==> flow/design.v <==
`timescale 1ns / 1ps
package ascon_pkg;
    typedef logic [0:4][63:0] t_state_array;
    typedef logic [0:11][7:0] t_constant_addition;
    typedef logic [0:31][7:0] t_substitution;
    /*verilator lint_off UNUSEDPARAM*/
    localparam t_constant_addition C_LUT_ADDITION = {
        8'hF0,
        8'hE1,
        8'hD2,
        8'hC3,
        8'hB4,
        8'hA5,
        8'h96,
        8'h87,
        8'h78,
        8'h69,
        8'h5A,
        8'h4B
    };
    localparam t_substitution C_LUT_SBOX = {
        8'h04,
        8'h0B,
        8'h1F,
        8'h14,
        8'h1A,
        8'h15,
        8'h09,
        8'h02,
        8'h1B,
        8'h05,
        8'h08,
        8'h12,
        8'h1D,
        8'h03,
        8'h06,
        8'h1C,
        8'h1E,
        8'h13,
        8'h07,
        8'h0E,
        8'h00,
        8'h0D,
        8'h11,
        8'h18,
        8'h10,
        8'h0C,
        8'h01,
        8'h19,
        8'h16,
        8'h0A,
        8'h0F,
        8'h17
    };
    /*verilator lint_on UNUSEDPARAM*/
endpackage : ascon_pkg
`timescale 1ns / 1ps
module ascon_fsm (
    input  logic                clock,                        
    input  logic                reset_n,                      
    input  logic                i_sys_enable,                 
    input  logic                i_start,                      
    input  logic                i_data_valid,                 
    input  logic unsigned [3:0] i_round_count,                
    input  logic unsigned [1:0] i_block_count,                
    output logic                o_valid_cipher,               
    output logic                o_done,                       
    output logic                o_mux_select,                 
    output logic                o_enable_xor_data_begin,      
    output logic                o_enable_xor_key_begin,       
    output logic                o_enable_xor_key_end,         
    output logic                o_enable_xor_lsb_end,         
    output logic                o_enable_state_reg,           
    output logic                o_enable_cipher_reg,          
    output logic                o_enable_tag_reg,             
    output logic                o_enable_round_counter,       
    output logic                o_reset_round_counter_to_6,   
    output logic                o_reset_round_counter_to_0,   
    output logic                o_enable_block_counter,       
    output logic                o_reset_block_counter,        
    output logic                o_ready                       
);
    typedef enum logic unsigned [4:0] {
        STATE_IDLE,                      
        STATE_CONFIGURATION,             
        STATE_START_INITIALIZATION,      
        STATE_PROCESS_INITIALIZATION,    
        STATE_END_INITIALIZATION,        
        STATE_IDLE_ASSOCIATED_DATA,      
        STATE_START_ASSOCIATED_DATA,     
        STATE_PROCESS_ASSOCIATED_DATA,   
        STATE_END_ASSOCIATED_DATA,       
        STATE_IDLE_PLAIN_TEXT,           
        STATE_START_PLAIN_TEXT,          
        STATE_PROCESS_PLAIN_TEXT,        
        STATE_END_PLAIN_TEXT,            
        STATE_IDLE_FINALIZATION,         
        STATE_START_FINALIZATION,        
        STATE_PROCESS_FINALIZATION,      
        STATE_END_FINALIZATION           
    } type_state_e;
    logic next_o_valid_cipher;               
    logic next_o_done;                       
    logic next_o_mux_select;                 
    logic next_o_enable_xor_data_begin;      
    logic next_o_enable_xor_key_begin;       
    logic next_o_enable_xor_key_end;         
    logic next_o_enable_xor_lsb_end;         
    logic next_o_enable_state_reg;           
    logic next_o_enable_cipher_reg;          
    logic next_o_enable_tag_reg;             
    logic next_o_enable_round_counter;       
    logic next_o_reset_round_counter_to_6;   
    logic next_o_reset_round_counter_to_0;   
    logic next_o_enable_block_counter;       
    logic next_o_reset_block_counter;        
    type_state_e
        current_state,   
        next_state;      
    always_ff @(posedge clock or negedge reset_n) begin
        if (!reset_n) begin
            current_state <= STATE_IDLE;
        end
        else if (i_sys_enable) begin
            current_state <= next_state;
        end
        else begin
            current_state <= STATE_IDLE;
        end
    end
    assign o_ready = (current_state == STATE_IDLE_ASSOCIATED_DATA) || (current_state == STATE_IDLE_PLAIN_TEXT) ||
        (current_state == STATE_IDLE_FINALIZATION);
    always_comb begin
        next_state = STATE_IDLE;
        unique case (current_state)
            STATE_IDLE: begin
                if (i_start) begin
                    next_state = STATE_CONFIGURATION;
                end
            end
            STATE_CONFIGURATION: begin
                next_state = STATE_START_INITIALIZATION;
            end
            STATE_START_INITIALIZATION: begin
                next_state = STATE_PROCESS_INITIALIZATION;
            end
            STATE_PROCESS_INITIALIZATION: begin
                if (i_round_count >= 4'h9) begin
                    next_state = STATE_END_INITIALIZATION;
                end
                else begin
                    next_state = STATE_PROCESS_INITIALIZATION;
                end
            end
            STATE_END_INITIALIZATION: begin
                next_state = STATE_IDLE_ASSOCIATED_DATA;
            end
            STATE_IDLE_ASSOCIATED_DATA: begin
                if (i_data_valid) begin
                    next_state = STATE_START_ASSOCIATED_DATA;
                end
                else begin
                    next_state = STATE_IDLE_ASSOCIATED_DATA;
                end
            end
            STATE_START_ASSOCIATED_DATA: begin
                next_state = STATE_PROCESS_ASSOCIATED_DATA;
            end
            STATE_PROCESS_ASSOCIATED_DATA: begin
                if (i_round_count >= 4'h9) begin
                    next_state = STATE_END_ASSOCIATED_DATA;
                end
                else begin
                    next_state = STATE_PROCESS_ASSOCIATED_DATA;
                end
            end
            STATE_END_ASSOCIATED_DATA: begin
                next_state = STATE_IDLE_PLAIN_TEXT;
            end
            STATE_IDLE_PLAIN_TEXT: begin
                if (i_data_valid) begin
                    next_state = STATE_START_PLAIN_TEXT;
                end
                else begin
                    next_state = STATE_IDLE_PLAIN_TEXT;
                end
            end
            STATE_START_PLAIN_TEXT: begin
                next_state = STATE_PROCESS_PLAIN_TEXT;
            end
            STATE_PROCESS_PLAIN_TEXT: begin
                if (i_round_count >= 4'h9) begin
                    next_state = STATE_END_PLAIN_TEXT;
                end
                else begin
                    next_state = STATE_PROCESS_PLAIN_TEXT;
                end
            end
            STATE_END_PLAIN_TEXT: begin
                if (i_block_count >= 2'b11) begin
                    next_state = STATE_IDLE_FINALIZATION;
                end
                else begin
                    next_state = STATE_IDLE_PLAIN_TEXT;
                end
            end
            STATE_IDLE_FINALIZATION: begin
                if (i_data_valid) begin
                    next_state = STATE_START_FINALIZATION;
                end
                else begin
                    next_state = STATE_IDLE_FINALIZATION;
                end
            end
            STATE_START_FINALIZATION: begin
                next_state = STATE_PROCESS_FINALIZATION;
            end
            STATE_PROCESS_FINALIZATION: begin
                if (i_round_count >= 4'h9) begin
                    next_state = STATE_END_FINALIZATION;
                end
                else begin
                    next_state = STATE_PROCESS_FINALIZATION;
                end
            end
            STATE_END_FINALIZATION: begin
                next_state = STATE_IDLE;
            end
            /*verilator coverage_off*/
            default: begin
                next_state = STATE_IDLE;
            end
            /*verilator coverage_on*/
        endcase
    end
    always_comb begin
        next_o_valid_cipher             = 0;
        next_o_done                     = 0;
        next_o_mux_select               = 1;
        next_o_enable_xor_data_begin    = 0;
        next_o_enable_xor_key_begin     = 0;
        next_o_enable_xor_key_end       = 0;
        next_o_enable_xor_lsb_end       = 0;
        next_o_enable_state_reg         = 1;
        next_o_enable_cipher_reg        = 0;
        next_o_enable_tag_reg           = 0;
        next_o_enable_round_counter     = 0;
        next_o_reset_round_counter_to_6 = 0;
        next_o_reset_round_counter_to_0 = 0;
        next_o_enable_block_counter     = 0;
        next_o_reset_block_counter      = 0;
        unique case (current_state)
            STATE_IDLE: begin
                next_o_enable_state_reg = 0;
            end
            STATE_CONFIGURATION: begin
                next_o_enable_state_reg         = 0;
                next_o_mux_select               = 0;
                next_o_reset_round_counter_to_0 = 1;
            end
            STATE_START_INITIALIZATION: begin
                next_o_mux_select           = 0;
                next_o_enable_round_counter = 1;
            end
            STATE_PROCESS_INITIALIZATION: begin
                next_o_enable_round_counter = 1;
            end
            STATE_END_INITIALIZATION: begin
                next_o_enable_xor_key_end = 1;
            end
            STATE_IDLE_ASSOCIATED_DATA: begin
                next_o_enable_state_reg         = 0;
                next_o_reset_round_counter_to_6 = 1;
            end
            STATE_START_ASSOCIATED_DATA: begin
                next_o_enable_round_counter  = 1;
                next_o_enable_xor_data_begin = 1;
            end
            STATE_PROCESS_ASSOCIATED_DATA: begin
                next_o_enable_round_counter = 1;
            end
            STATE_END_ASSOCIATED_DATA: begin
                next_o_enable_xor_lsb_end  = 1;
                next_o_reset_block_counter = 1;
            end
            STATE_IDLE_PLAIN_TEXT: begin
                next_o_enable_state_reg         = 0;
                next_o_reset_round_counter_to_6 = 1;
            end
            STATE_START_PLAIN_TEXT: begin
                next_o_enable_round_counter  = 1;
                next_o_enable_xor_data_begin = 1;
                next_o_enable_block_counter  = 1;
                next_o_enable_cipher_reg     = 1;
                next_o_valid_cipher          = 1;
            end
            STATE_PROCESS_PLAIN_TEXT: begin
                next_o_enable_round_counter = 1;
            end
            STATE_END_PLAIN_TEXT: begin
                next_o_enable_round_counter = 1;
            end
            STATE_IDLE_FINALIZATION: begin
                next_o_enable_round_counter     = 1;
                next_o_enable_state_reg         = 0;
                next_o_reset_round_counter_to_0 = 1;
            end
            STATE_START_FINALIZATION: begin
                next_o_enable_round_counter  = 1;
                next_o_enable_xor_data_begin = 1;
                next_o_enable_xor_key_begin  = 1;
                next_o_enable_cipher_reg     = 1;
                next_o_valid_cipher          = 1;
            end
            STATE_PROCESS_FINALIZATION: begin
                next_o_enable_round_counter = 1;
            end
            STATE_END_FINALIZATION: begin
                next_o_enable_xor_key_end = 1;
                next_o_enable_tag_reg     = 1;
                next_o_done               = 1;
            end
            /*verilator coverage_off*/
            default: begin
                next_o_valid_cipher             = 0;
                next_o_done                     = 0;
                next_o_mux_select               = 1;
                next_o_enable_xor_data_begin    = 0;
                next_o_enable_xor_key_begin     = 0;
                next_o_enable_xor_key_end       = 0;
                next_o_enable_xor_lsb_end       = 0;
                next_o_enable_state_reg         = 1;
                next_o_enable_cipher_reg        = 0;
                next_o_enable_tag_reg           = 0;
                next_o_enable_round_counter     = 0;
                next_o_reset_round_counter_to_6 = 0;
                next_o_reset_round_counter_to_0 = 0;
                next_o_enable_block_counter     = 0;
                next_o_reset_block_counter      = 0;
            end
            /*verilator coverage_on*/
        endcase
    end
    always_ff @(posedge clock or negedge reset_n) begin
        if (!reset_n) begin
            o_valid_cipher             <= 0;
            o_done                     <= 0;
            o_mux_select               <= 1;
            o_enable_xor_data_begin    <= 0;
            o_enable_xor_key_begin     <= 0;
            o_enable_xor_key_end       <= 0;
            o_enable_xor_lsb_end       <= 0;
            o_enable_state_reg         <= 0;
            o_enable_cipher_reg        <= 0;
            o_enable_tag_reg           <= 0;
            o_enable_round_counter     <= 0;
            o_reset_round_counter_to_6 <= 0;
            o_reset_round_counter_to_0 <= 0;
            o_enable_block_counter     <= 0;
            o_reset_block_counter      <= 0;
        end
        else if (i_sys_enable) begin
            o_valid_cipher             <= next_o_valid_cipher;
            o_done                     <= next_o_done;
            o_mux_select               <= next_o_mux_select;
            o_enable_xor_data_begin    <= next_o_enable_xor_data_begin;
            o_enable_xor_key_begin     <= next_o_enable_xor_key_begin;
            o_enable_xor_key_end       <= next_o_enable_xor_key_end;
            o_enable_xor_lsb_end       <= next_o_enable_xor_lsb_end;
            o_enable_state_reg         <= next_o_enable_state_reg;
            o_enable_cipher_reg        <= next_o_enable_cipher_reg;
            o_enable_tag_reg           <= next_o_enable_tag_reg;
            o_enable_round_counter     <= next_o_enable_round_counter;
            o_reset_round_counter_to_6 <= next_o_reset_round_counter_to_6;
            o_reset_round_counter_to_0 <= next_o_reset_round_counter_to_0;
            o_enable_block_counter     <= next_o_enable_block_counter;
            o_reset_block_counter      <= next_o_reset_block_counter;
        end
        else begin
            o_valid_cipher             <= 0;
            o_done                     <= 0;
            o_mux_select               <= 1;
            o_enable_xor_data_begin    <= 0;
            o_enable_xor_key_begin     <= 0;
            o_enable_xor_key_end       <= 0;
            o_enable_xor_lsb_end       <= 0;
            o_enable_state_reg         <= 0;
            o_enable_cipher_reg        <= 0;
            o_enable_tag_reg           <= 0;
            o_enable_round_counter     <= 0;
            o_reset_round_counter_to_6 <= 0;
            o_reset_round_counter_to_0 <= 0;
            o_enable_block_counter     <= 0;
            o_reset_block_counter      <= 0;
        end
    end
endmodule
`timescale 1ns / 1ps
module xor_begin
(
    input  logic         [319:0]         i_state,             
    input  logic         [ 63:0] i_data,              
    input  logic         [127:0] i_key,               
    input  logic                 i_enable_xor_key,    
    input  logic                 i_enable_xor_data,   
    output logic         [319:0]         o_state              
);
    assign o_state[319:256] = i_enable_xor_data ? (i_state[319:256] ^ i_data) : i_state[319:256];
    assign o_state[255:192] = i_enable_xor_key ? (i_state[255:192] ^ i_key[127:64]) : i_state[255:192];
    assign o_state[191:128] = i_enable_xor_key ? (i_state[191:128] ^ i_key[63:0]) : i_state[191:128];
    assign o_state[127:64] = i_state[127:64];
    assign o_state[63:0] = i_state[63:0];
endmodule
`timescale 1ns / 1ps
module xor_end
(
    input  logic         [319:0]         i_state,            
    input  logic         [127:0] i_key,              
    input  logic                 i_enable_xor_key,   
    input  logic                 i_enable_xor_lsb,   
    output logic         [319:0]         o_state             
);
    logic [63:0] state_part_4_xored_with_lsb;   
    assign state_part_4_xored_with_lsb = {i_state[63:1], i_state[0] ^ i_enable_xor_lsb};
    assign o_state[319:256] = i_state[319:256];
    assign o_state[255:192] = i_state[255:192];
    assign o_state[191:128] = i_state[191:128];
    assign o_state[127:64] = i_enable_xor_key ? (i_state[127:64] ^ i_key[127:64]) : i_state[127:64];
    assign
        o_state[63:0] = i_enable_xor_key ? (state_part_4_xored_with_lsb ^ i_key[63:0]) : state_part_4_xored_with_lsb;
endmodule
`timescale 1ns / 1ps
module addition_layer
(
    input  logic         [3:0] i_round,   
    input  logic         [319:0]       i_state,   
    output logic         [319:0]       o_state    
);
    assign o_state[319:256] = i_state[319:256];
    assign o_state[255:192] = i_state[255:192];
    logic [7:0] s_round_constant;   
    always_comb begin
        case (i_round)
            4'd0 : s_round_constant = 8'hF0;
            4'd1 : s_round_constant = 8'hE1;
            4'd2 : s_round_constant = 8'hD2;
            4'd3 : s_round_constant = 8'hC3;
            4'd4 : s_round_constant = 8'hB4;
            4'd5 : s_round_constant = 8'hA5;
            4'd6 : s_round_constant = 8'h96;
            4'd7 : s_round_constant = 8'h87;
            4'd8 : s_round_constant = 8'h78;
            4'd9 : s_round_constant = 8'h69;
            4'd10: s_round_constant = 8'h5A;
            4'd11: s_round_constant = 8'h4B;
            default: s_round_constant = 8'h00;
        endcase
    end
    assign o_state[191:128] = i_state[191:128] ^ {56'h00000000000000, s_round_constant};
    assign o_state[127:64] = i_state[127:64];
    assign o_state[63:0] = i_state[63:0];
endmodule
`timescale 1ns / 1ps
module sbox
(
    input  logic unsigned [4:0] i_data,   
    output logic          [4:0] o_data    
);
    always_comb begin
        case (i_data)
            5'd0 : o_data = 5'h04;
            5'd1 : o_data = 5'h0B;
            5'd2 : o_data = 5'h1F;
            5'd3 : o_data = 5'h14;
            5'd4 : o_data = 5'h1A;
            5'd5 : o_data = 5'h15;
            5'd6 : o_data = 5'h09;
            5'd7 : o_data = 5'h02;
            5'd8 : o_data = 5'h1B;
            5'd9 : o_data = 5'h05;
            5'd10: o_data = 5'h08;
            5'd11: o_data = 5'h12;
            5'd12: o_data = 5'h1D;
            5'd13: o_data = 5'h03;
            5'd14: o_data = 5'h06;
            5'd15: o_data = 5'h1C;
            5'd16: o_data = 5'h1E;
            5'd17: o_data = 5'h13;
            5'd18: o_data = 5'h07;
            5'd19: o_data = 5'h0E;
            5'd20: o_data = 5'h00;
            5'd21: o_data = 5'h0D;
            5'd22: o_data = 5'h11;
            5'd23: o_data = 5'h18;
            5'd24: o_data = 5'h10;
            5'd25: o_data = 5'h0C;
            5'd26: o_data = 5'h01;
            5'd27: o_data = 5'h19;
            5'd28: o_data = 5'h16;
            5'd29: o_data = 5'h0A;
            5'd30: o_data = 5'h0F;
            5'd31: o_data = 5'h17;
            default: o_data = 5'h00;
        endcase
    end
endmodule
`timescale 1ns / 1ps
module substitution_layer
#(
    parameter int G_NUM_SBOXES = 64   
) (
    input  logic         [319:0] i_state,   
    output logic         [319:0] o_state    
);
    for (genvar i = 0; i < G_NUM_SBOXES; i = i + 1) begin : g_sbox
        sbox sbox_i (
            .i_data({i_state[256+i], i_state[192+i], i_state[128+i], i_state[64+i], i_state[0+i]}),
            .o_data({o_state[256+i], o_state[192+i], o_state[128+i], o_state[64+i], o_state[0+i]})
        );
    end
endmodule
`timescale 1ns / 1ps
module diffusion_layer
(
    input  logic         [319:0] i_state,   
    output logic         [319:0] o_state    
);
    assign o_state[319:256] = i_state[319:256] ^ {i_state[274:256], i_state[319:275]} ^ {i_state[283:256], i_state[319:284]};
    assign o_state[255:192] = i_state[255:192] ^ {i_state[252:192], i_state[255:253]} ^ {i_state[230:192], i_state[255:231]};
    assign o_state[191:128] = i_state[191:128] ^ {i_state[128], i_state[191:129]} ^ {i_state[133:128], i_state[191:134]};
    assign o_state[127:64] = i_state[127:64] ^ {i_state[73:64], i_state[127:74]} ^ {i_state[80:64], i_state[127:81]};
    assign o_state[63:0] = i_state[63:0] ^ {i_state[6:0], i_state[63:7]} ^ {i_state[40:0], i_state[63:41]};
endmodule
 `timescale 1ns / 1ps
module permutation
(
    input  logic                 clock,                     
    input  logic                 reset_n,                   
    input  logic                 i_sys_enable,              
    input  logic                 i_mux_select,              
    input  logic                 i_enable_xor_key_begin,    
    input  logic                 i_enable_xor_data_begin,   
    input  logic                 i_enable_xor_key_end,      
    input  logic                 i_enable_xor_lsb_end,      
    input  logic                 i_enable_cipher_reg,       
    input  logic                 i_enable_tag_reg,          
    input  logic                 i_enable_state_reg,        
    input  logic         [319:0]         i_state,                   
    input  logic         [  3:0] i_round,                   
    input  logic         [ 63:0] i_data,                    
    input  logic         [127:0] i_key,                     
    output logic         [319:0]         o_state,                   
    output logic         [ 63:0] o_cipher,                  
    output logic         [127:0] o_tag                      
);
    logic         [319:0]
        state_mux_output,                    
        state_xor_begin_output,              
        state_adder_output,                  
        state_substitution_layer_output,     
        state_diffusion_output,              
        state_xor_end_output,                
        state_output_reg;                    
    logic [ 63:0] o_cipher_reg;              
    logic [127:0] o_tag_reg;                 
    assign state_mux_output = (i_mux_select == 1'b0) ? i_state : state_output_reg;
    xor_begin xor_begin_1 (
        .i_state          (state_mux_output),
        .i_data           (i_data),
        .i_key            (i_key),
        .i_enable_xor_key (i_enable_xor_key_begin),
        .i_enable_xor_data(i_enable_xor_data_begin),
        .o_state          (state_xor_begin_output)
    );
    addition_layer addition_layer_1 (
        .i_round(i_round),
        .i_state(state_xor_begin_output),
        .o_state(state_adder_output)
    );
    substitution_layer #(
        .G_NUM_SBOXES(64)
    ) substitution_layer_1 (
        .i_state(state_adder_output),
        .o_state(state_substitution_layer_output)
    );
    diffusion_layer diffusion_layer_1 (
        .i_state(state_substitution_layer_output),
        .o_state(state_diffusion_output)
    );
    xor_end xor_end_1 (
        .i_state         (state_diffusion_output),
        .i_key           (i_key),
        .i_enable_xor_key(i_enable_xor_key_end),
        .i_enable_xor_lsb(i_enable_xor_lsb_end),
        .o_state         (state_xor_end_output)
    );
    always_ff @(posedge clock or negedge reset_n) begin
        if (!reset_n) begin
            state_output_reg <= '0;
            o_cipher_reg     <= 0;
            o_tag_reg        <= 0;
        end
        else if (i_sys_enable) begin
            if (i_enable_state_reg) begin
                state_output_reg <= state_xor_end_output;
            end
            if (i_enable_cipher_reg) begin
                o_cipher_reg <= state_xor_begin_output[319:256];
            end
            if (i_enable_tag_reg) begin
                o_tag_reg <= {state_xor_end_output[127:64], state_xor_end_output[63:0]};
            end
        end
        else begin
            state_output_reg <= '0;
            o_cipher_reg     <= 0;
            o_tag_reg        <= 0;
        end
    end
    assign o_state  = state_output_reg;
    assign o_cipher = o_cipher_reg;
    assign o_tag    = o_tag_reg;
endmodule
`timescale 1ns / 1ps
module ascon
(
    input  logic         clock,            
    input  logic         reset_n,          
    input  logic         i_sys_enable,     
    input  logic         i_start,          
    input  logic         i_data_valid,     
    input  logic [ 63:0] i_data,           
    input  logic [127:0] i_key,            
    input  logic [127:0] i_nonce,          
    output logic [ 63:0] o_cipher,         
    output logic [127:0] o_tag,            
    output logic         o_valid_cipher,   
    output logic         o_done,           
    output logic         o_ready           
);
    logic
        s_mux_select,                       
        s_enable_xor_data_begin,            
        s_enable_xor_key_begin,             
        s_enable_xor_key_end,               
        s_enable_xor_lsb_end,               
        s_enable_state_reg,                 
        s_enable_cipher_reg,                
        s_enable_tag_reg,                   
        s_enable_round_counter,             
        s_reset_round_counter_to_6,         
        s_reset_round_counter_to_0,         
        s_enable_block_counter,             
        s_reset_block_counter,              
        s_valid_cipher,                     
        reg_valid_cipher,                   
        s_done,                             
        reg_done;                           
    logic         [319:0]       o_state;            
    logic         [3:0] reg_round_counter;  
    logic         [1:0] reg_block_counter;  
    ascon_fsm ascon_fsm_inst (
        .clock                     (clock),
        .reset_n                   (reset_n),
        .i_sys_enable              (i_sys_enable),
        .i_start                   (i_start),
        .i_data_valid              (i_data_valid),
        .i_round_count             (reg_round_counter),
        .i_block_count             (reg_block_counter),
        .o_valid_cipher            (s_valid_cipher),
        .o_done                    (s_done),
        .o_mux_select              (s_mux_select),
        .o_enable_xor_data_begin   (s_enable_xor_data_begin),
        .o_enable_xor_key_begin    (s_enable_xor_key_begin),
        .o_enable_xor_key_end      (s_enable_xor_key_end),
        .o_enable_xor_lsb_end      (s_enable_xor_lsb_end),
        .o_enable_state_reg        (s_enable_state_reg),
        .o_enable_cipher_reg       (s_enable_cipher_reg),
        .o_enable_tag_reg          (s_enable_tag_reg),
        .o_enable_round_counter    (s_enable_round_counter),
        .o_reset_round_counter_to_6(s_reset_round_counter_to_6),
        .o_reset_round_counter_to_0(s_reset_round_counter_to_0),
        .o_enable_block_counter    (s_enable_block_counter),
        .o_reset_block_counter     (s_reset_block_counter),
        .o_ready                   (o_ready)
    );
    permutation permutation_inst (
        .clock                  (clock),
        .reset_n                (reset_n),
        .i_sys_enable           (i_sys_enable),
        .i_mux_select           (s_mux_select),
        .i_enable_xor_key_begin (s_enable_xor_key_begin),
        .i_enable_xor_data_begin(s_enable_xor_data_begin),
        .i_enable_xor_key_end   (s_enable_xor_key_end),
        .i_enable_xor_lsb_end   (s_enable_xor_lsb_end),
        .i_enable_cipher_reg    (s_enable_cipher_reg),
        .i_enable_tag_reg       (s_enable_tag_reg),
        .i_enable_state_reg     (s_enable_state_reg),
        .i_state                ({i_data, i_key[127:64], i_key[63:0], i_nonce[127:64], i_nonce[63:0]}),
        .i_round                (reg_round_counter),
        .i_data                 (i_data),
        .i_key                  (i_key),
        .o_state                (o_state),
        .o_cipher               (o_cipher),
        .o_tag                  (o_tag)
    );
    always_ff @(posedge clock or negedge reset_n) begin
        if (!reset_n) begin
            reg_round_counter <= 4'b0;
            reg_block_counter <= 2'b0;
            reg_valid_cipher  <= 1'b0;
            reg_done          <= 1'b0;
        end
        else if (i_sys_enable) begin
            reg_valid_cipher <= s_valid_cipher;
            reg_done         <= s_done;
            if (s_reset_round_counter_to_6) begin
                reg_round_counter <= 4'd6;
            end
            else if (s_reset_round_counter_to_0) begin
                reg_round_counter <= 4'b0;
            end
            else if (s_enable_round_counter) begin
                reg_round_counter <= reg_round_counter + 4'b0001;
            end
            if (s_reset_block_counter) begin
                reg_block_counter <= 2'b00;
            end
            else if (s_enable_block_counter) begin
                reg_block_counter <= reg_block_counter + 2'b01;
            end
        end
        else begin
            reg_round_counter <= 4'b0;
            reg_block_counter <= 2'b0;
            reg_valid_cipher  <= 1'b0;
            reg_done          <= 1'b0;
        end
    end
    assign o_valid_cipher = reg_valid_cipher;
    assign o_done         = reg_done;
endmodule
Hand-over note for ascon

* Reports on ascon
Each step is given for the RTL above and for the edited RTL.
"original" refers to lines of the RTL above, "edited" to lines of the edited file.
"difference": "edited" minus "original" as printed here. "rel. change": 100 x difference / "original".
Operators: Yosys type, input widths -> output width; for muxes data width and select width s.
Library cell names are shortened.
A cell with - has no value.
- Top module :: ascon
- Clock :: clock
- Standard-cell library :: sky130hd
- Library corner :: tt_025C_1v80

* Diff
The edit as a unified diff against the file above.
The edited RTL no longer does the same as the RTL above: the edit was made by script, with no optimisation intended.
#+begin_src diff
@@ -529,5 +529,5 @@
     assign o_state[255:192] = i_state[255:192] ^ {i_state[252:192], i_state[255:253]} ^ {i_state[230:192], i_state[255:231]};
     assign o_state[191:128] = i_state[191:128] ^ {i_state[128], i_state[191:129]} ^ {i_state[133:128], i_state[191:134]};
-    assign o_state[127:64] = i_state[127:64] ^ {i_state[73:64], i_state[127:74]} ^ {i_state[80:64], i_state[127:81]};
+    assign o_state[127:64] = i_state[127:64] & {i_state[73:64], i_state[127:74]} ^ {i_state[80:64], i_state[127:81]};
     assign o_state[63:0] = i_state[63:0] ^ {i_state[6:0], i_state[63:7]} ^ {i_state[40:0], i_state[63:41]};
 endmodule
#+end_src

* Word level
Counts by Yosys on the flattened word-level netlist (proc, flatten, opt, wreduce; memories kept). Register bits leave out memories and registers merged into their read ports (data or address). Print and check cells are left out.
Memory sizes are those after Yosys's memory passes, which may raise the word count (mostly to a power of two), join words into wider ones and drop unused or constant bits.
** Bit counts
- register bits :: original 540, edited 540, difference 0, rel. change 0.00%
- bits in read-only memories :: original 10848, edited 10848, difference 0, rel. change 0.00%
- memory cells :: original 66, edited 66, difference 0, rel. change 0.00%
- input port bits :: original 325, edited 325, difference 0, rel. change 0.00%
- output and inout port bits :: original 195, edited 195, difference 0, rel. change 0.00%
- elaborated cells :: original 180, edited 180, difference 0, rel. change 0.00%
** Memory list
- shape (words x width / read and write ports) :: original 32x15 r1 w0; 32x5 r1 w0; 32x5 r1 w0; 32x5 r1 w0; 32x5 r1 w0; 32x5 r1 w0; (+60), edited 32x15 r1 w0; 32x5 r1 w0; 32x5 r1 w0; 32x5 r1 w0; 32x5 r1 w0; 32x5 r1 w0; (+60)
The mark (+n) counts cells that are not listed.
** Operators by class
- $add $sub $neg :: original 2, edited 2, difference 0, rel. change 0.00%
- $lt $le $gt $ge :: original 2, edited 2, difference 0, rel. change 0.00%
- eq/ne operators :: original 20, edited 20, difference 0, rel. change 0.00%
- mux-type cells :: original 47, edited 47, difference 0, rel. change 0.00%
- bitwise operators :: original 17, edited 17, difference 0, rel. change 0.00%
- reduce/logical cells :: original 3, edited 3, difference 0, rel. change 0.00%
** Operators with widths
- $xor 64x64->64 :: original 15, edited 14, difference -1, rel. change -6.67%
- $and 64x64->64 :: original 0, edited 1, difference +1
Unchanged operator kinds not shown: 24.

* Longest topological paths
Depth = most cells in a row (Yosys ltp): at word level without a register or memory, in the mapped netlist without a sequential cell, where the memories' decode and read muxes count.
** Logic depth
- depth after elaboration :: original 7, edited 7, difference 0, rel. change 0.00%
- ABC_AREA :: original 0, edited 0
- mapped depth :: original 17, edited 20, difference +3, rel. change +17.65%
- gate-level depth less buffers :: original 10, edited 11, difference +1, rel. change +10.00%

* Mapped cells and area
The flow's flattened synthesis, as Yosys stat reports it; memories are mapped. The netlist is that of the ABC_AREA named above (0 if unset); the other value can give another one.
** Mapped netlist
- standard cells after synthesis :: original 5747, edited 5892, difference +145, rel. change +2.52%
- chip area (Yosys) (µm²) :: original 52765.6, edited 52482.8, difference -282.8, rel. change -0.54%
- sequential part of the area (µm²) :: original 13439.1, edited 13439.1, difference 0.0, rel. change 0.00%
- flip-flop cells :: original 537, edited 537, difference 0, rel. change 0.00%
- buffers :: original 361, edited 372, difference +11, rel. change +3.05%
** Cell types
- mux2i_1 :: original 694, edited 548, difference -146, rel. change -21.04%
- nor2_1 :: original 569, edited 655, difference +86, rel. change +15.11%
- a211oi_1 :: original 249, edited 330, difference +81, rel. change +32.53%
- xnor3_1 :: original 165, edited 118, difference -47, rel. change -28.48%
- a21oi_1 :: original 332, edited 286, difference -46, rel. change -13.86%
- a211o_1 :: original 2, edited 42, difference +40, rel. change +2000.00%
- and3_1 :: original 14, edited 44, difference +30, rel. change +214.29%
- xnor2_1 :: original 574, edited 603, difference +29, rel. change +5.05%
- o21ai_1 :: original 62, edited 33, difference -29, rel. change -46.77%
- nand2_1 :: original 372, edited 400, difference +28, rel. change +7.53%
- o21ai_0 :: original 299, edited 320, difference +21, rel. change +7.02%
- and2_1 :: original 17, edited 36, difference +19, rel. change +111.76%
- mux2i_2 :: original 2, edited 21, difference +19, rel. change +950.00%
- or2_2 :: original 2, edited 21, difference +19, rel. change +950.00%
- clkbuf_1 :: original 196, edited 214, difference +18, rel. change +9.18%
- xor3_1 :: original 27, edited 10, difference -17, rel. change -62.96%
- buf_2 :: original 68, edited 55, difference -13, rel. change -19.12%
- or3_1 :: original 17, edited 4, difference -13, rel. change -76.47%
Unchanged cell types not shown: 13.
The list need not be complete.
The figures by module come from a second, unflattened synthesis with its own total; it is not the netlist above.
** Unflattened totals
- cells (unflattened synthesis) :: original 5545, edited 5865, difference +320, rel. change +5.77%
- area total of the unflattened synthesis (µm²) :: original 59244.3, edited 56910.8, difference -2333.5, rel. change -3.94%
Each row is one instance without its submodules.
** By module, original
- permutation :: times used 1, cells 2006, area 27320.0 µm², seq. area 12812.3 µm²
- sbox :: times used 64, cells 28, area 217.7 µm², seq. area 0.0 µm²
- diffusion_layer :: times used 1, cells 320, area 7618.6 µm², seq. area 0.0 µm²
- xor_begin :: times used 1, cells 533, area 3569.7 µm², seq. area 0.0 µm²
- xor_end :: times used 1, cells 463, area 3205.6 µm², seq. area 0.0 µm²
- addition_layer :: times used 1, cells 326, area 2453.6 µm², seq. area 0.0 µm²
- ascon_fsm :: times used 1, cells 74, area 794.5 µm², seq. area 426.7 µm²
- ascon :: times used 1, cells 31, area 349.1 µm², seq. area 200.2 µm²
- substitution_layer (G_NUM_SBOXES=64) :: times used 1, cells 0, area 0.0 µm², seq. area 0.0 µm²
** By module, edited
- permutation :: times used 1, cells 2006, area 27320.0 µm², seq. area 12812.3 µm²
- sbox :: times used 64, cells 28, area 217.7 µm², seq. area 0.0 µm²
- diffusion_layer :: times used 1, cells 640, area 5285.1 µm², seq. area 0.0 µm²
- xor_begin :: times used 1, cells 533, area 3569.7 µm², seq. area 0.0 µm²
- xor_end :: times used 1, cells 463, area 3205.6 µm², seq. area 0.0 µm²
- addition_layer :: times used 1, cells 326, area 2453.6 µm², seq. area 0.0 µm²
- ascon_fsm :: times used 1, cells 74, area 794.5 µm², seq. area 426.7 µm²
- ascon :: times used 1, cells 31, area 349.1 µm², seq. area 200.2 µm²
- substitution_layer (G_NUM_SBOXES=64) :: times used 1, cells 0, area 0.0 µm², seq. area 0.0 µm²

* Worst setup path after synthesis
Path of least setup slack by OpenSTA after synthesis, without wires, with an ideal clock, recovery checks aside; 20% of the period is set as input and as output delay. Where synthesis merged equal registers, the netlist keeps one of their names.
** Path post-synthesis
- path type :: original input port to flip-flop, edited flip-flop to flip-flop
- start point :: original input port i_nonce[45], edited register ascon_fsm_inst.o_mux_select
- end point :: original register permutation_inst.state_output_reg[198], edited register permutation_inst.state_output_reg[197]
- period (ns) :: original 10.0, edited 10.0, difference 0.0, rel. change 0.00%
- input delay (ns) :: original 2.000
- setup time (ns) :: original 0.126, edited 0.082, difference -0.044
- time at the first pin (ns) :: original 2.000, edited 0.000, difference -2.000, rel. change -100.00%
- data arrival time (ns) :: original 3.951, edited 4.293, difference +0.342, rel. change +8.66%
- data required time (ns) :: original 9.874, edited 9.918, difference +0.044, rel. change +0.45%
- path slack (ns) :: original 5.923, edited 5.625, difference -0.298
- delay of the path (ns) :: original 2.077, edited 4.375, difference +2.298, rel. change +110.64%
- driving pins on the path :: original 9, edited 21, difference +12, rel. change +133.33%
- buffers on the path :: original 0, edited 10, difference +10
- period reached after synthesis (ns) :: original 4.077, edited 4.375, difference +0.298, rel. change +7.31%
"delay of the path" = arrival - input delay + setup time.
"driving pins on the path": output pins that drive a net of the path, with the launching flip-flop's if there is one; two outputs of one cell count as two.
"period reached after synthesis" = period - worst setup slack (recovery checks aside). The figure is calculated, with input and output delays left at 20% of the set period.
The rows between start and end are the longest chain of elaborated cells between them; the timing report does not say that the signal goes this way. Where chains are equally long, one stands for them.
Each line given opens the expression or statement behind the cell; cells for indexed reads and writes are added by Yosys, which also makes memories of some case tables.
The chain passes a memory read, where the word-level depth is cut; so it can be longer than that depth.
At most two assigning lines are given for a register; there are more.
On the way, post-synthesis, original:
- Cell sequence :: mux2i_1 inv_1 ha_1 inv_1 mux2i_4 xor2_2 xnor3_1 and3_1 a311o_1
- Length of the longest elaborated chain :: 5
- Elaborated cells on any way between the ends :: 5
- Source lines of those cells :: 5
- Those cells by class :: 3 x mux; 1 x logic; 1 x memory
** Ends and longest elaborated chain, post-synthesis, original
- from (decl) :: line 634 : input  logic [127:0] i_nonce,
- $mux 320 :: line 566 : assign state_mux_output = (i_mux_select == 1'b0) ? i_state : state_output_reg;
- $mem_v2 32x5 :: line 470 : case (i_data)
- $xor 64x64->64 :: line 529 : assign o_state[255:192] = i_state[255:192] ^ {i_state[252:192], i_state[255:253]} ^ {i_state[230:192], i_state ...
- $mux 320 :: line 604 : if (i_enable_state_reg) begin
- $mux 320 :: line 603 : else if (i_sys_enable) begin
- to (assign) :: line 599 : state_output_reg <= '0;
- to (assign) :: line 605 : state_output_reg <= state_xor_end_output;
- to (decl) :: line 563 : state_output_reg;
On the way, post-synthesis, edited:
- Cell sequence :: dfstp_2 buf_6 buf_8 buf_6 buf_6 buf_6 buf_4 buf_2 buf_1 clkbuf_1 a21oi_1 ha_1 clkbuf_1 inv_1 nand2_1 a211oi_1 a2111oi_0 a21oi_1 or4_1 a22o_1 a31oi_1
- Length of the longest elaborated chain :: 9
- Elaborated cells on any way between the ends :: 15
- Source lines of those cells :: 9
- Those cells by class :: 6 x mux; 6 x logic; 3 x memory
** Ends and longest elaborated chain, post-synthesis, edited
- from (decl) :: line 68 : output logic                o_mux_select,
- from (assign) :: line 348 : o_mux_select               <= 1;
- from (assign) :: line 365 : o_mux_select               <= next_o_mux_select;
- $mux 320 :: line 566 : assign state_mux_output = (i_mux_select == 1'b0) ? i_state : state_output_reg;
- $xor 64x64->64 :: line 410 : assign o_state[191:128] = i_enable_xor_key ? (i_state[191:128] ^ i_key[63:0]) : i_state[191:128];
- $mux 64 :: line 410
- $xor 64x8->64 :: line 459 : assign o_state[191:128] = i_state[191:128] ^ {56'h00000000000000, s_round_constant};
- $mem_v2 32x5 :: line 470 : case (i_data)
- $xor 64x64->64 (2 in a row) :: line 529 : assign o_state[255:192] = i_state[255:192] ^ {i_state[252:192], i_state[255:253]} ^ {i_state[230:192], i_state ...
- $mux 320 :: line 604 : if (i_enable_state_reg) begin
- $mux 320 :: line 603 : else if (i_sys_enable) begin
- to (assign) :: line 599 : state_output_reg <= '0;
- to (assign) :: line 605 : state_output_reg <= state_xor_end_output;
- to (decl) :: line 563 : state_output_reg;

* Path in the finished layout
From the final timing report of the runs of set A: the path of least setup slack in the routed layout; clock arrival at registers is part of the times.
** Path post-layout
- path type :: original flip-flop to flip-flop, edited flip-flop to flip-flop
- start point :: original register ascon_fsm_inst.o_mux_select, edited register ascon_fsm_inst.o_mux_select
- end point :: original register permutation_inst.state_output_reg[46], edited register permutation_inst.state_output_reg[104]
- period (ns) :: original 10.0, edited 10.0, difference 0.0, rel. change 0.00%
- setup time (ns) :: original 0.18, edited 0.10, difference -0.08
- time at the first pin (ns) :: original 0.69, edited 0.70, difference +0.01, rel. change +1.45%
- data arrival time (ns) :: original 6.25, edited 6.05, difference -0.20, rel. change -3.20%
- data required time (ns) :: original 10.52, edited 10.58, difference +0.06, rel. change +0.57%
- path slack (ns) :: original 4.27, edited 4.54, difference +0.27
- driving pins on the path :: original 9, edited 11, difference +2, rel. change +22.22%
- buffers on the path :: original 2, edited 2, difference 0, rel. change 0.00%
The rows between start and end are the longest chain of elaborated cells between them; the timing report does not say that the signal goes this way. Where chains are equally long, one stands for them.
The chain passes a memory read, where the word-level depth is cut; so it can be longer than that depth.
At most two assigning lines are given for a register; there are more.
On the way, post-layout, original:
- Cell sequence :: dfstp_4 buf_12 buf_4 mux2_2 ha_1 mux2i_1 xor2_1 xnor2_1 a211oi_1
- Length of the longest elaborated chain :: 11
- Elaborated cells on any way between the ends :: 17
- Source lines of those cells :: 10
- Those cells by class :: 7 x mux; 7 x logic; 3 x memory
** Ends and longest elaborated chain, post-layout, original
- from (decl) :: line 68 : output logic                o_mux_select,
- from (assign) :: line 348 : o_mux_select               <= 1;
- from (assign) :: line 365 : o_mux_select               <= next_o_mux_select;
- $mux 320 :: line 566 : assign state_mux_output = (i_mux_select == 1'b0) ? i_state : state_output_reg;
- $xor 64x64->64 :: line 410 : assign o_state[191:128] = i_enable_xor_key ? (i_state[191:128] ^ i_key[63:0]) : i_state[191:128];
- $mux 64 :: line 410
- $xor 64x8->64 :: line 459 : assign o_state[191:128] = i_state[191:128] ^ {56'h00000000000000, s_round_constant};
- $mem_v2 32x5 :: line 470 : case (i_data)
- $xor 64x64->64 (2 in a row) :: line 532 : assign o_state[63:0] = i_state[63:0] ^ {i_state[6:0], i_state[63:7]} ^ {i_state[40:0], i_state[63:41]};
- $xor 64x64->64 :: line 430 : o_state[63:0] = i_enable_xor_key ? (state_part_4_xored_with_lsb ^ i_key[63:0]) : state_part_4_xored_with_lsb;
- $mux 64 :: line 430
- $mux 320 :: line 604 : if (i_enable_state_reg) begin
- $mux 320 :: line 603 : else if (i_sys_enable) begin
- to (assign) :: line 599 : state_output_reg <= '0;
- to (assign) :: line 605 : state_output_reg <= state_xor_end_output;
- to (decl) :: line 563 : state_output_reg;
On the way, post-layout, edited:
- Cell sequence :: dfstp_4 buf_12 buf_4 mux2_2 ha_1 inv_1 a211oi_1 xnor2_1 nand2_1 xor3_1 a211oi_1
- Length of the longest elaborated chain :: 11
- Elaborated cells on any way between the ends :: 17
- Source lines of those cells :: 10
- Those cells by class :: 7 x mux; 7 x logic; 3 x memory
** Ends and longest elaborated chain, post-layout, edited
- from (decl) :: line 68 : output logic                o_mux_select,
- from (assign) :: line 348 : o_mux_select               <= 1;
- from (assign) :: line 365 : o_mux_select               <= next_o_mux_select;
- $mux 320 :: line 566 : assign state_mux_output = (i_mux_select == 1'b0) ? i_state : state_output_reg;
- $xor 64x64->64 :: line 410 : assign o_state[191:128] = i_enable_xor_key ? (i_state[191:128] ^ i_key[63:0]) : i_state[191:128];
- $mux 64 :: line 410
- $xor 64x8->64 :: line 459 : assign o_state[191:128] = i_state[191:128] ^ {56'h00000000000000, s_round_constant};
- $mem_v2 32x5 :: line 470 : case (i_data)
- $and 64x64->64 :: line 531 : assign o_state[127:64] = i_state[127:64] & {i_state[73:64], i_state[127:74]} ^ {i_state[80:64], i_state[127:81 ...
- $xor 64x64->64 :: line 531
- $xor 64x64->64 :: line 428 : assign o_state[127:64] = i_enable_xor_key ? (i_state[127:64] ^ i_key[127:64]) : i_state[127:64];
- $mux 64 :: line 428
- $mux 320 :: line 604 : if (i_enable_state_reg) begin
- $mux 320 :: line 603 : else if (i_sys_enable) begin
- to (assign) :: line 599 : state_output_reg <= '0;
- to (assign) :: line 605 : state_output_reg <= state_xor_end_output;
- to (decl) :: line 563 : state_output_reg;

* Flow runs
Both versions went through the flow (Yosys, OpenROAD) with the same settings in each pair. Constraints: input delay and output delay 20% of the set period each, output load 0.01 pF.
Flow settings, set A:
- period_ns :: 10.0
- CAP_MARGIN :: 20
- CORE_MARGIN :: 2
- CORE_UTILIZATION :: 40
- SLEW_MARGIN :: 20
** Results, set A
- chip area in the Yosys report (µm²) :: original 52765.6, edited 52482.8, difference -282.8, rel. change -0.54%
- die outline area (µm²) :: original 134836.0, edited 134121.0, difference -715.0, rel. change -0.53%
- utilization after routing (%) :: original 47.5, edited 47.3, difference -0.2
- worst setup slack after layout (ns) :: original 4.267, edited 4.537, difference +0.270
- final setup TNS (ns) :: original 0.000, edited 0.000, difference 0.000
- worst hold slack in the final report (ns) :: original 0.476, edited 0.521, difference +0.045
- achieved period (ns) :: original 5.733, edited 5.463, difference -0.270, rel. change -4.71%
Flow settings, set B:
- CAP_MARGIN :: 35
- CELL_PAD_IN_SITES_GLOBAL_PLACEMENT :: 0
- CORE_ASPECT_RATIO :: 1.56
- CORE_MARGIN :: 7
- CORE_UTILIZATION :: 23
- CTS_CLUSTER_SIZE :: 49
- GPL_TIMING_DRIVEN :: 1
- MAX_ROUTING_LAYER :: met5
- PLACE_DENSITY :: 0.59
- period_ns :: 7.49
- SLEW_MARGIN :: 20
** Results, set B
- chip area in the Yosys report (µm²) :: original 52765.6, edited 52482.8, difference -282.8, rel. change -0.54%
- die outline area (µm²) :: original 243354.0, edited 242087.0, difference -1267.0, rel. change -0.52%
- utilization after routing (%) :: original 28.4, edited 28.3, difference -0.1
- worst setup slack after layout (ns) :: original 2.507, edited 2.753, difference +0.246
- final setup TNS (ns) :: original 0.000, edited 0.000, difference 0.000
- worst hold slack in the final report (ns) :: original 0.497, edited 0.526, difference +0.029
- achieved period (ns) :: original 4.983, edited 4.737, difference -0.246, rel. change -4.94%
By "achieved period" is meant the clock period of the run minus its worst setup slack. This is arithmetic on one report: input and output delays are still those of the set period (20% each).

End of note.
